==> flow/design.v <==
module qmult #(
    parameter N = 16,
    parameter Q = 10
)(
    input signed [N-1:0] a,
    input signed [N-1:0] b,
    output signed [N-1:0] out
);
    wire signed [2*N-1:0] temp;
    assign temp = a * b;
    assign out = temp[Q+N-1 : Q]; 
endmodule
module leaky_relu_layer #(
    parameter DATA_WIDTH = 16
)(
    input  wire clk,
    input  wire rst_n,
    input  wire valid_in,
    input  wire signed [DATA_WIDTH-1:0] data_in,
    output reg  valid_out,
    output reg  signed [DATA_WIDTH-1:0] data_out
);
    wire signed [DATA_WIDTH-1:0] val_shift_3;
    wire signed [DATA_WIDTH-1:0] val_shift_4;
    wire signed [DATA_WIDTH-1:0] val_shift_6;
    wire signed [DATA_WIDTH-1:0] neg_result;
    assign val_shift_3 = data_in >>> 3;  
    assign val_shift_4 = data_in >>> 4;  
    assign val_shift_6 = data_in >>> 6;  
    assign neg_result = val_shift_3 + val_shift_4 + val_shift_6;
    always @(posedge clk or negedge rst_n) begin
        if (!rst_n) begin
            valid_out <= 0;
            data_out  <= 0;
        end 
        else if (valid_in) begin
            valid_out <= 1;
            if (data_in >= 0) begin
                data_out <= data_in;
            end else begin
                data_out <= neg_result;
            end
        end 
        else begin
            valid_out <= 0;
        end
    end
endmodule
module upsample_layer_2d #(
    parameter IN_WIDTH   = 14, 
    parameter DATA_WIDTH = 16
)(
    input  wire clk, rst_n,
    input  wire valid_in,
    input  wire signed [DATA_WIDTH-1:0] data_in,
    output wire ready_in, 
    input  wire ready_out, 
    output reg  valid_out,
    output reg  signed [DATA_WIDTH-1:0] data_out
);
    localparam OUT_WIDTH = IN_WIDTH * 2;
    localparam S_READ_PIXEL  = 0;
    localparam S_EMIT_H_ZERO = 1; 
    localparam S_EMIT_V_ROW  = 2;
    reg [1:0] state;
    reg [15:0] col_cnt; 
    reg [15:0] row_cnt; 
    assign ready_in = (state == S_READ_PIXEL) && ready_out && (!valid_out || ready_out);
    always @(posedge clk or negedge rst_n) begin
        if (!rst_n) begin
            state <= S_READ_PIXEL;
            valid_out <= 0; data_out <= 0;
            col_cnt <= 0; row_cnt <= 0;
        end else begin
            if (valid_out && !ready_out) begin
                valid_out <= 1; 
            end else begin
                valid_out <= 0;  
                case (state)
                    S_READ_PIXEL: begin
                        if (valid_in && ready_out) begin
                            valid_out <= 1;
                            data_out  <= data_in;
                            state     <= S_EMIT_H_ZERO;
                        end
                    end
                    S_EMIT_H_ZERO: begin
                        if (ready_out) begin 
                            valid_out <= 1;
                            data_out  <= 0;
                            if (col_cnt == IN_WIDTH - 1) begin
                                col_cnt <= 0;
                                state   <= S_EMIT_V_ROW;
                            end else begin
                                col_cnt <= col_cnt + 1;
                                state   <= S_READ_PIXEL;
                            end
                        end
                    end
                    S_EMIT_V_ROW: begin
                        if (ready_out) begin
                            valid_out <= 1;
                            data_out  <= 0;
                            if (row_cnt == OUT_WIDTH - 1) begin
                                row_cnt <= 0;
                                state   <= S_READ_PIXEL;
                            end else begin
                                row_cnt <= row_cnt + 1;
                            end
                        end
                    end
                endcase
            end
        end
    end
endmodule
module zero_pad_layer #(
    parameter DATA_WIDTH = 16,
    parameter IMG_WIDTH  = 14,    
    parameter IMG_HEIGHT = 14,    
    parameter PAD_TOP    = 1,
    parameter PAD_BOTTOM = 2,
    parameter PAD_LEFT   = 1,
    parameter PAD_RIGHT  = 2
)(
    input  wire clk, rst_n,
    input  wire valid_in,
    input  wire signed [DATA_WIDTH-1:0] data_in,
    output wire ready_in,
    input  wire ready_out,
    output reg  valid_out,
    output reg  signed [DATA_WIDTH-1:0] data_out
);
    localparam TOTAL_WIDTH  = PAD_LEFT + IMG_WIDTH + PAD_RIGHT;
    localparam TOTAL_HEIGHT = PAD_TOP + IMG_HEIGHT + PAD_BOTTOM;
    reg [15:0] out_x;
    reg [15:0] out_y;
    reg frame_done; 
    reg [11:0] flush_cnt; 
    localparam FLUSH_CYCLES = 1024; 
    wire region_active_x = (out_x >= PAD_LEFT) && (out_x < PAD_LEFT + IMG_WIDTH);
    wire region_active_y = (out_y >= PAD_TOP)  && (out_y < PAD_TOP + IMG_HEIGHT);
    wire inside_content  = region_active_x && region_active_y;
    always @(*) begin
        if (frame_done) begin
            valid_out = 1'b0;
            data_out  = 0;
        end 
        else if (inside_content) begin
            valid_out = valid_in;
            data_out  = data_in;
        end else begin
            valid_out = 1'b1; 
            data_out  = {DATA_WIDTH{1'b0}};
        end
    end
    assign ready_in = !frame_done && (flush_cnt == 0) && inside_content && ready_out;
    wire fire_out = valid_out && ready_out;
    always @(posedge clk or negedge rst_n) begin
        if (!rst_n) begin
            out_x <= 0; out_y <= 0; frame_done <= 0; flush_cnt <= 0;
        end else begin
            if (flush_cnt > 0) begin
                if (fire_out) begin
                    if (flush_cnt == FLUSH_CYCLES) frame_done <= 1;
                    else flush_cnt <= flush_cnt + 1;
                end
            end
            else if (fire_out) begin
                if (out_x == TOTAL_WIDTH - 1) begin
                    out_x <= 0;
                    if (out_y == TOTAL_HEIGHT - 1) flush_cnt <= 1; 
                    else out_y <= out_y + 1;
                end else out_x <= out_x + 1;
            end
        end
    end
endmodule
module conv2d_4x4_layer #(
    parameter IMG_WIDTH  = 16,
    parameter DATA_WIDTH = 16
)(
    input  wire clk,
    input  wire rst_n,
    input  wire valid_in,
    input  wire signed [DATA_WIDTH-1:0] data_in,
    input  wire signed [DATA_WIDTH-1:0] w0, w1, w2, w3,
    input  wire signed [DATA_WIDTH-1:0] w4, w5, w6, w7,
    input  wire signed [DATA_WIDTH-1:0] w8, w9, w10, w11,
    input  wire signed [DATA_WIDTH-1:0] w12, w13, w14, w15,
    input  wire signed [DATA_WIDTH-1:0] bias,
    output reg  valid_out,
    output reg  signed [DATA_WIDTH-1:0] data_out
);
    reg signed [DATA_WIDTH-1:0] line_buff_0 [0:IMG_WIDTH-1];
    reg signed [DATA_WIDTH-1:0] line_buff_1 [0:IMG_WIDTH-1];
    reg signed [DATA_WIDTH-1:0] line_buff_2 [0:IMG_WIDTH-1];
    reg signed [DATA_WIDTH-1:0] win [0:15]; 
    wire signed [DATA_WIDTH-1:0] p[0:15]; 
    wire signed [DATA_WIDTH-1:0] sum;
    reg [9:0] x_cnt, y_cnt;
    integer i;
    qmult m0 (win[15], w0,  p[0]);
    qmult m1 (win[14], w1,  p[1]);
    qmult m2 (win[13], w2,  p[2]);
    qmult m3 (win[12], w3,  p[3]);
    qmult m4 (win[11], w4,  p[4]);
    qmult m5 (win[10], w5,  p[5]);
    qmult m6 (win[9],  w6,  p[6]);
    qmult m7 (win[8],  w7,  p[7]);
    qmult m8 (win[7],  w8,  p[8]);
    qmult m9 (win[6],  w9,  p[9]);
    qmult m10(win[5],  w10, p[10]);
    qmult m11(win[4],  w11, p[11]);
    qmult m12(win[3],  w12, p[12]);
    qmult m13(win[2],  w13, p[13]);
    qmult m14(win[1],  w14, p[14]);
    qmult m15(win[0],  w15, p[15]);
    assign sum = p[0] + p[1] + p[2] + p[3] + 
                 p[4] + p[5] + p[6] + p[7] + 
                 p[8] + p[9] + p[10] + p[11] +
                 p[12] + p[13] + p[14] + p[15] + bias;
    reg valid_req;
    always @(posedge clk or negedge rst_n) begin
        if (!rst_n) begin
            valid_req <= 0;
            valid_out <= 0;
            data_out  <= 0;
            x_cnt <= 0;
            y_cnt <= 0;
            for (i = 0; i < IMG_WIDTH; i = i + 1) begin
                line_buff_0[i] <= 0;
                line_buff_1[i] <= 0;
                line_buff_2[i] <= 0;
            end
            for (i = 0; i < 16; i = i + 1) begin
                win[i] <= 0;
            end
        end 
        else if (valid_in) begin
            line_buff_0[0] <= data_in;
            line_buff_1[0] <= line_buff_0[IMG_WIDTH-1];
            line_buff_2[0] <= line_buff_1[IMG_WIDTH-1];
            for (i = 1; i < IMG_WIDTH; i = i + 1) begin
                line_buff_0[i] <= line_buff_0[i-1];
                line_buff_1[i] <= line_buff_1[i-1];
                line_buff_2[i] <= line_buff_2[i-1];
            end
            win[0] <= data_in; 
            win[1] <= win[0]; win[2] <= win[1]; win[3] <= win[2];
            win[4] <= line_buff_0[IMG_WIDTH-1];
            win[5] <= win[4]; win[6] <= win[5]; win[7] <= win[6];
            win[8] <= line_buff_1[IMG_WIDTH-1];
            win[9] <= win[8]; win[10] <= win[9]; win[11] <= win[10];
            win[12] <= line_buff_2[IMG_WIDTH-1];
            win[13] <= win[12]; win[14] <= win[13]; win[15] <= win[14];
            if (x_cnt == IMG_WIDTH-1) begin
                x_cnt <= 0;
                y_cnt <= y_cnt + 1;
            end else begin
                x_cnt <= x_cnt + 1;
            end
            if (y_cnt >= 3 && x_cnt >= 3) 
                valid_req <= 1;
            else
                valid_req <= 0;
            valid_out <= valid_req;
            data_out  <= sum;
        end
        else begin
            valid_out <= valid_req;
            data_out  <= sum;
            valid_req <= 0;
        end
    end
endmodule
module trans_conv2d_padded_layer #(
    parameter IN_WIDTH   = 7,
    parameter DATA_WIDTH = 16,
    parameter PAD_TOP    = 1,
    parameter PAD_BOTTOM = 2,
    parameter PAD_LEFT   = 1,
    parameter PAD_RIGHT  = 2
)(
    input  wire clk, rst_n,
    input  wire valid_in,
    input  wire signed [DATA_WIDTH-1:0] data_in,
    output wire ready_out, 
    input  wire signed [DATA_WIDTH-1:0] w0,w1,w2,w3,w4,w5,w6,w7,
    input  wire signed [DATA_WIDTH-1:0] w8,w9,w10,w11,w12,w13,w14,w15,
    input  wire signed [DATA_WIDTH-1:0] bias,
    output wire valid_out,
    output wire signed [DATA_WIDTH-1:0] data_out
);
    wire up_valid, up_ready;
    wire signed [DATA_WIDTH-1:0] up_data;
    upsample_layer_2d #(
        .IN_WIDTH(IN_WIDTH), 
        .DATA_WIDTH(DATA_WIDTH)
    ) upsample_inst (
        .clk(clk), .rst_n(rst_n),
        .valid_in(valid_in), .data_in(data_in), .ready_in(ready_out),
        .ready_out(up_ready), .valid_out(up_valid), .data_out(up_data)
    );
    wire pad_valid, pad_ready;
    wire signed [DATA_WIDTH-1:0] pad_data;
    zero_pad_layer #(
        .DATA_WIDTH(DATA_WIDTH),
        .IMG_WIDTH(IN_WIDTH * 2),    
        .IMG_HEIGHT(IN_WIDTH * 2),   
        .PAD_TOP(PAD_TOP), .PAD_BOTTOM(PAD_BOTTOM),
        .PAD_LEFT(PAD_LEFT), .PAD_RIGHT(PAD_RIGHT)
    ) pad_inst (
        .clk(clk), .rst_n(rst_n),
        .valid_in(up_valid), .data_in(up_data), .ready_in(up_ready),
        .ready_out(pad_ready), .valid_out(pad_valid), .data_out(pad_data)
    );
    localparam CONV_IN_WIDTH = (IN_WIDTH * 2) + PAD_LEFT + PAD_RIGHT;
    conv2d_4x4_layer #(
        .IMG_WIDTH(CONV_IN_WIDTH), 
        .DATA_WIDTH(DATA_WIDTH)
    ) conv_inst (
        .clk(clk), .rst_n(rst_n),
        .valid_in(pad_valid), .data_in(pad_data), 
        .w0(w0), .w1(w1), .w2(w2), .w3(w3), .w4(w4), .w5(w5), .w6(w6), .w7(w7),
        .w8(w8), .w9(w9), .w10(w10), .w11(w11), .w12(w12), .w13(w13), .w14(w14), .w15(w15),
        .bias(bias),
        .valid_out(valid_out), .data_out(data_out)
    );
    assign pad_ready = 1'b1; 
endmodule
module w_dec2 #(parameter DATA_WIDTH=16)(
    output wire signed [DATA_WIDTH-1:0] w0, output wire signed [DATA_WIDTH-1:0] w1, output wire signed [DATA_WIDTH-1:0] w2, output wire signed [DATA_WIDTH-1:0] w3, output wire signed [DATA_WIDTH-1:0] w4, output wire signed [DATA_WIDTH-1:0] w5, output wire signed [DATA_WIDTH-1:0] w6, output wire signed [DATA_WIDTH-1:0] w7, output wire signed [DATA_WIDTH-1:0] w8, output wire signed [DATA_WIDTH-1:0] w9, output wire signed [DATA_WIDTH-1:0] w10, output wire signed [DATA_WIDTH-1:0] w11, output wire signed [DATA_WIDTH-1:0] w12, output wire signed [DATA_WIDTH-1:0] w13, output wire signed [DATA_WIDTH-1:0] w14, output wire signed [DATA_WIDTH-1:0] w15, output wire signed [DATA_WIDTH-1:0] bias
);
    assign w0 = 16'h0114;  
    assign w1 = 16'h0108;  
    assign w2 = 16'h00ee;  
    assign w3 = 16'h00fa;  
    assign w4 = 16'h00e9;  
    assign w5 = 16'h00dd;  
    assign w6 = 16'h00cf;  
    assign w7 = 16'h00d9;  
    assign w8 = 16'h00ed;  
    assign w9 = 16'h00d6;  
    assign w10 = 16'h00e7;  
    assign w11 = 16'h00f3;  
    assign w12 = 16'h010e;  
    assign w13 = 16'h00fa;  
    assign w14 = 16'h0104;  
    assign w15 = 16'h0106;  
    assign bias = 16'h0001;  
endmodule
module figan_upconv #(
    parameter DATA_WIDTH = 16
)(
    input  wire clk,
    input  wire rst_n,
    input  wire valid_in,
    input  wire signed [DATA_WIDTH-1:0] data_in,
    output wire ready_out,
    output wire valid_out,
    output wire signed [DATA_WIDTH-1:0] data_out
);
    wire signed [DATA_WIDTH-1:0] w_d2 [0:15]; wire signed [DATA_WIDTH-1:0] b_d2;
    w_dec2 w_d2_inst (.w0(w_d2[0]), .w1(w_d2[1]), .w2(w_d2[2]), .w3(w_d2[3]), .w4(w_d2[4]), .w5(w_d2[5]), .w6(w_d2[6]), .w7(w_d2[7]), .w8(w_d2[8]), .w9(w_d2[9]), .w10(w_d2[10]), .w11(w_d2[11]), .w12(w_d2[12]), .w13(w_d2[13]), .w14(w_d2[14]), .w15(w_d2[15]), .bias(b_d2));
    wire val_d2; wire signed [DATA_WIDTH-1:0] dat_d2;
    trans_conv2d_padded_layer #(
        .IN_WIDTH(14), .DATA_WIDTH(DATA_WIDTH),
        .PAD_TOP(2), .PAD_BOTTOM(3),
        .PAD_LEFT(2), .PAD_RIGHT(3)
    ) dec2 (
        .clk(clk), .rst_n(rst_n), .valid_in(valid_in), .data_in(data_in), .ready_out(ready_out),
        .w0(w_d2[0]), .w1(w_d2[1]), .w2(w_d2[2]), .w3(w_d2[3]), .w4(w_d2[4]), .w5(w_d2[5]), .w6(w_d2[6]), .w7(w_d2[7]), .w8(w_d2[8]), .w9(w_d2[9]), .w10(w_d2[10]), .w11(w_d2[11]), .w12(w_d2[12]), .w13(w_d2[13]), .w14(w_d2[14]), .w15(w_d2[15]), .bias(b_d2), .valid_out(val_d2), .data_out(dat_d2)
    );
    leaky_relu_layer #(.DATA_WIDTH(DATA_WIDTH)) act_d2 (.clk(clk), .rst_n(rst_n), .valid_in(val_d2), .data_in(dat_d2), .valid_out(valid_out), .data_out(data_out));
endmodule
; Step by step through the tools: figan_upconv
; The steps from the RTL of figan_upconv to its reports follow in flow order.
; Line numbers count from 1 in the design file above.
; Operators carry their Yosys type and port widths (W data, S select, Z words).
; Library cell names are shortened.
; Not given: -
[design]
top = figan_upconv
clk_port = clk
cell_library = sky130hd
lib_corner = tt_025C_1v80

; Elaborated design
; Source: Yosys, flattened and elaborated. Widths are those after wreduce. Registers that Yosys merges into a memory's read port (data or address) are not register bits. Print and check cells do not count. Equal cells are merged and count once.
[word_totals]
regBits = 1799
input_bits = 19
out_inout_bits = 18
word_cells = 245
[classes]
addsub = 25
n_mul = 16
n_cmp = 8
equal = 14
muxes = 31
n_logic = 3
reduce_and_logical = 29
[ops]
columns = cell, n
row1 = $mul A16 B9 Y25 const B, 9
row2 = $mul A16 B8 Y24 const B, 6
row3 = $add A16 B15 Y16, 11
row4 = $mul A16 B7 Y23 const B, 1
row5 = $mux W16, 8
row6 = $mux W12, 6
row7 = $add A16 B1 Y16 const B, 4
row8 = $add A16 B16 Y16, 4
row9 = $ge A16 B2 Y1 const B, 2
row10 = $lt A16 B5 Y1 const B, 2
row11 = $eq A16 B6 Y1 const B, 2
row12 = $pmux W16 S2, 1
row13 = $add A10 B1 Y10 const B, 2
row14 = $ge A10 B2 Y1 const B, 2
row15 = $ge A16 B1 Y1 const B, 1
row16 = $add A16 B2 Y16 const B, 1
row17 = $eq A16 B4 Y1 const B, 1
row18 = $eq A16 B5 Y1 const B, 1
row19 = $add A14 B10 Y15, 1
row20 = $add A13 B12 Y14, 1
row21 = $add A12 B1 Y12 const B, 1
row22 = $gt A12 B1 Y1 const B, 1
row23 = $eq A12 B11 Y1 const B, 1
row24 = $logic_not A12 Y1, 1
row25 = $reduce_and A4 Y1, 3
row26 = $logic_and A1 B1 Y1, 10
row27 = $eq A10 B6 Y1 const B, 1
row28 = $ne A2 B2 Y1 const B, 5
; Not listed: further kinds 18, cells in them 37.

; Logic depth
; Longest topological path by Yosys (ltp), each cell counted once; first at word level (registers and memories cut), then after technology mapping (sequential cells cut; the memories' decode and read muxes count).
[logic_depth]
word_depth = 17
ABC_AREA = 0
mapped_depth = 41
mapped_depth_nobuf = 41

; Mapped cells and area
; Yosys stat after the flow's synthesis: flattened, memories mapped to cells. It holds for the ABC_AREA given above (unset counts as 0); a run with the other value may have another netlist.
[by_type]
columns = type, n, area_total_um2
row1 = dfrtp_1, 1799, 4.5E+04
row2 = nand2_1, 4770, 1.79E+04
row3 = fa_1, 839, 1.68E+04
row4 = ha_1, 965, 1.21E+04
row5 = inv_1, 1570, 5.89E+03
row6 = xnor2_1, 225, 1970.64
row7 = o21ai_0, 240, 1.2E+03
row8 = xor2_1, 106, 928.39
row9 = clkbuf_1, 220, 825.792
row10 = buf_2, 157, 785.754
row11 = nor2_1, 203, 761.981
row12 = a21oi_1, 137, 685.658
row13 = a21o_1, 57, 427.91
row14 = nor3_1, 66, 330.317
row15 = o21a_1, 43, 322.81
row16 = nand3_1, 58, 290.278
row17 = nor2b_1, 36, 225.216
row18 = nand4_1, 31, 193.936
; Not listed: further types 67, cells in them 358.
[mapped]
mapped_cells = 11880
area_mm2 = 0.1094287
sequential_area_mm2 = 0.0450445
ff_cells = 1800
; The figures by module come from a second, unflattened synthesis with its own total; it is not the netlist above.
[hier_totals]
cells_unflattened = 19706
hier_area_mm2 = 0.205362
; Rows give one instance, submodules left out.
[modules]
columns = module, n_inst, n_cells, area_mm2, seq_area_mm2
row1 = qmult, 16, 910, 0.008029, 0
row2 = conv2d_4x4_layer, 1, 4218, 0.0684444, 0.0421905
row3 = zero_pad_layer, 1, 268, 0.0025812, 0.0011261
row4 = upsample_layer_2d, 1, 231, 0.0023548, 0.0013025
row5 = w_dec2, 1, 274, 0.0020495, 0
row6 = leaky_relu_layer (DATA_WIDTH=16), 1, 154, 0.0014652, 0.0004254
row7 = trans_conv2d_padded_layer, 1, 1, 0.0000038, 0
row8 = figan_upconv, 1, 0, 0, 0

; Timing after synthesis
; Path of least setup slack by OpenSTA after synthesis, without wires, with an ideal clock, recovery checks aside; 20% of the period is set as input and as output delay. Where synthesis merged equal registers, the netlist keeps one of their names.
[synth_path]
path_kind = register -> register
startpoint = register (name not given)
endpoint = register dec2.conv_inst.data_out[15]
period_ps = 13000
setup_time_ps = 136
launch_ps = 0
t_arrival_ps = 9625
slack_ps = 3239
path_delay_ps = 9761
path_stages = 41
n_path_buf = 0
synth_period_reached_ps = 9761
; "path_delay_ps" = arrival - input delay + setup time.
; "path_stages" counts driving pins, that of a launching flip-flop among them; a cell with two outputs on the path counts twice.
; "synth_period_reached_ps" is the clock period less the worst setup slack; recovery checks do not enter. This is arithmetic on one report: input and output delays are still those of the set period (20% each).
; Between the ends stands the longest chain of elaborated cells between them, by number of cells; it is not shown to be the way that was timed. Of several equally long chains one is given.
; Each line given opens the expression or statement behind the cell; cells for indexed reads and writes are added by Yosys, which also makes memories of some case tables.
; A register here has more assigning lines than the two given.
[synth_between]
path_cell_list = dfrtp_1 > inv_1 > fa_1 > inv_1 > ha_1 > ha_1 > inv_1 > fa_1 > inv_1 > ha_1 > a41o_1 > a21o_1 > a2111oi_4 > o21bai_2 > a2111oi_4 > a21oi_1 > a21o_1 > a21o_1 > (+5 left out) > fa_1 > fa_1 > fa_1 > inv_1 > fa_1 > inv_1 > ha_1 > o21ai_0 > nand2_1 > a31oi_1 > nor2b_1 > o21a_1 > nor4_1 > nor3_1 > a31o_2 > xnor3_1 > xnor3_1 > xor3_1
elab_chain_len = 12
cells_between = 12
lines_between = 2
[synth_lines]
columns = element, line_no
row1 = $mul A16 B9 Y25, 10  ; assign temp = a * b;
row2 = $add A16 B15 Y16 (6 in a row), 219  ; assign sum = p[0] + p[1] + p[2] + p[3] +
row3 = $add A16 B16 Y16, 219
row4 = $add A16 B15 Y16, 219
row5 = $add A16 B16 Y16 (2 in a row), 219
row6 = $add A16 B2 Y16, 219
row7 = end: assignment, 268  ; data_out  <= sum;
row8 = end: assignment, 272  ; data_out  <= sum;
row9 = end: declaration, 193  ; output reg  signed [DATA_WIDTH-1:0] data_out

; Timing after layout
; Path of least setup slack in the final report of record 1 (OpenROAD, finished layout, wires in). Where an end is a register, its clock arrival counts in the times.
; The path's times are printed in steps of 10 ps; the period is the one set.
[layout_path]
path_kind = register -> register
startpoint = register (name not given)
endpoint = register dec2.conv_inst.data_out[15]
period_ps = 8150
setup_time_ps = 130
launch_ps = 1010
t_arrival_ps = 11410
slack_ps = -2440
path_stages = 44
n_path_buf = 3
; Between the ends stands the longest chain of elaborated cells between them, by number of cells; it is not shown to be the way that was timed. Of several equally long chains one is given.
; A register here has more assigning lines than the two given.
[layout_between]
path_cell_list = dfrtp_1 > inv_2 > buf_6 > buf_4 > fa_2 > inv_2 > ha_4 > ha_4 > inv_2 > fa_2 > inv_2 > ha_4 > a41o_1 > a21o_1 > a2111oi_4 > o21bai_2 > a2111oi_4 > buf_4 > (+8 left out) > fa_2 > fa_1 > fa_1 > inv_2 > fa_1 > inv_2 > ha_4 > nor3_4 > o21ai_2 > a31oi_4 > nor2b_2 > o21a_1 > nor4_4 > nor3_2 > a31o_2 > xnor3_1 > xnor3_1 > xor3_1
elab_chain_len = 12
cells_between = 12
lines_between = 2
[layout_lines]
columns = element, line_no
row1 = $mul A16 B9 Y25, 10  ; assign temp = a * b;
row2 = $add A16 B15 Y16 (6 in a row), 219  ; assign sum = p[0] + p[1] + p[2] + p[3] +
row3 = $add A16 B16 Y16, 219
row4 = $add A16 B15 Y16, 219
row5 = $add A16 B16 Y16 (2 in a row), 219
row6 = $add A16 B2 Y16, 219
row7 = end: assignment, 268  ; data_out  <= sum;
row8 = end: assignment, 272  ; data_out  <= sum;
row9 = end: declaration, 193  ; output reg  signed [DATA_WIDTH-1:0] data_out

; Below are 2 stored runs of the flow (Yosys, OpenROAD; platform sky130hd) on figan_upconv, each with its settings and what was measured, unordered. Constraints: input delay and output delay 20% of the set period each, output load 0.01 pF.
; "achievedPeriod_ps" means the clock period less the worst setup slack. The figure is calculated, with input and output delays left at 20% of the set period.
; "critical_path_time_ps" is the time allowed to the run's worst setup path (the clock period less input and output delay, where it has them) less its slack. Clock arrival times count: a late capture clock shortens it, a late launch clock lengthens it.
; "power_total_w" rests on the timing tool's default activity at the inputs, not on a simulated workload.
; "critical_path_time_ps" is given in steps of 10 ps.

[record 1: settings]
CAP_MARGIN = 0
CELL_PAD_IN_SITES_DETAIL_PLACEMENT = 2
CORE_MARGIN = 9
CORE_UTILIZATION = 36
CTS_CLUSTER_DIAMETER = 26
CTS_CLUSTER_SIZE = 41
GPL_ROUTABILITY_DRIVEN = 0
GPL_TIMING_DRIVEN = 1
MAX_ROUTING_LAYER = met4
MIN_ROUTING_LAYER = met1
PLACE_DENSITY_LB_ADDON = 0.11
SETUP_SLACK_MARGIN = -0.22
TNS_END_PERCENT = 30
period_ns = 8.15
SLEW_MARGIN = 20
[record 1: results]
achievedPeriod_ps = 10588
timing.hold.ws_ps = 339
critical_path_time_ps = 10590
path_kind = register -> register
fin_ws_ps = -2438
utilization_pct = 47.1
fin_tns_ps = -18870
synth_chip_area_mm2 = 0.1094287
design_die_area_mm2 = 0.324142
power_total_w = 0.032086
post_route_stdcell_area_mm2 = 0.142599

[record 2: settings]
ABC_AREA = 0
CAP_MARGIN = 20
CORE_MARGIN = 7
CTS_CLUSTER_DIAMETER = 332
CTS_CLUSTER_SIZE = 92
GPL_TIMING_DRIVEN = 0
MAX_ROUTING_LAYER = met4
MIN_ROUTING_LAYER = met2
PLACE_DENSITY_LB_ADDON = 0.06
SETUP_SLACK_MARGIN = 3.73
SLEW_MARGIN = 35
TNS_END_PERCENT = 20
period_ns = 13.0
CORE_UTILIZATION = 40
[record 2: results]
achievedPeriod_ps = 10517
timing.hold.ws_ps = 434
critical_path_time_ps = 10520
path_kind = register -> register
fin_ws_ps = 2483
utilization_pct = 43.0
fin_tns_ps = 0
synth_chip_area_mm2 = 0.1094287
design_die_area_mm2 = 0.288412
power_total_w = 0.007783
post_route_stdcell_area_mm2 = 0.116845
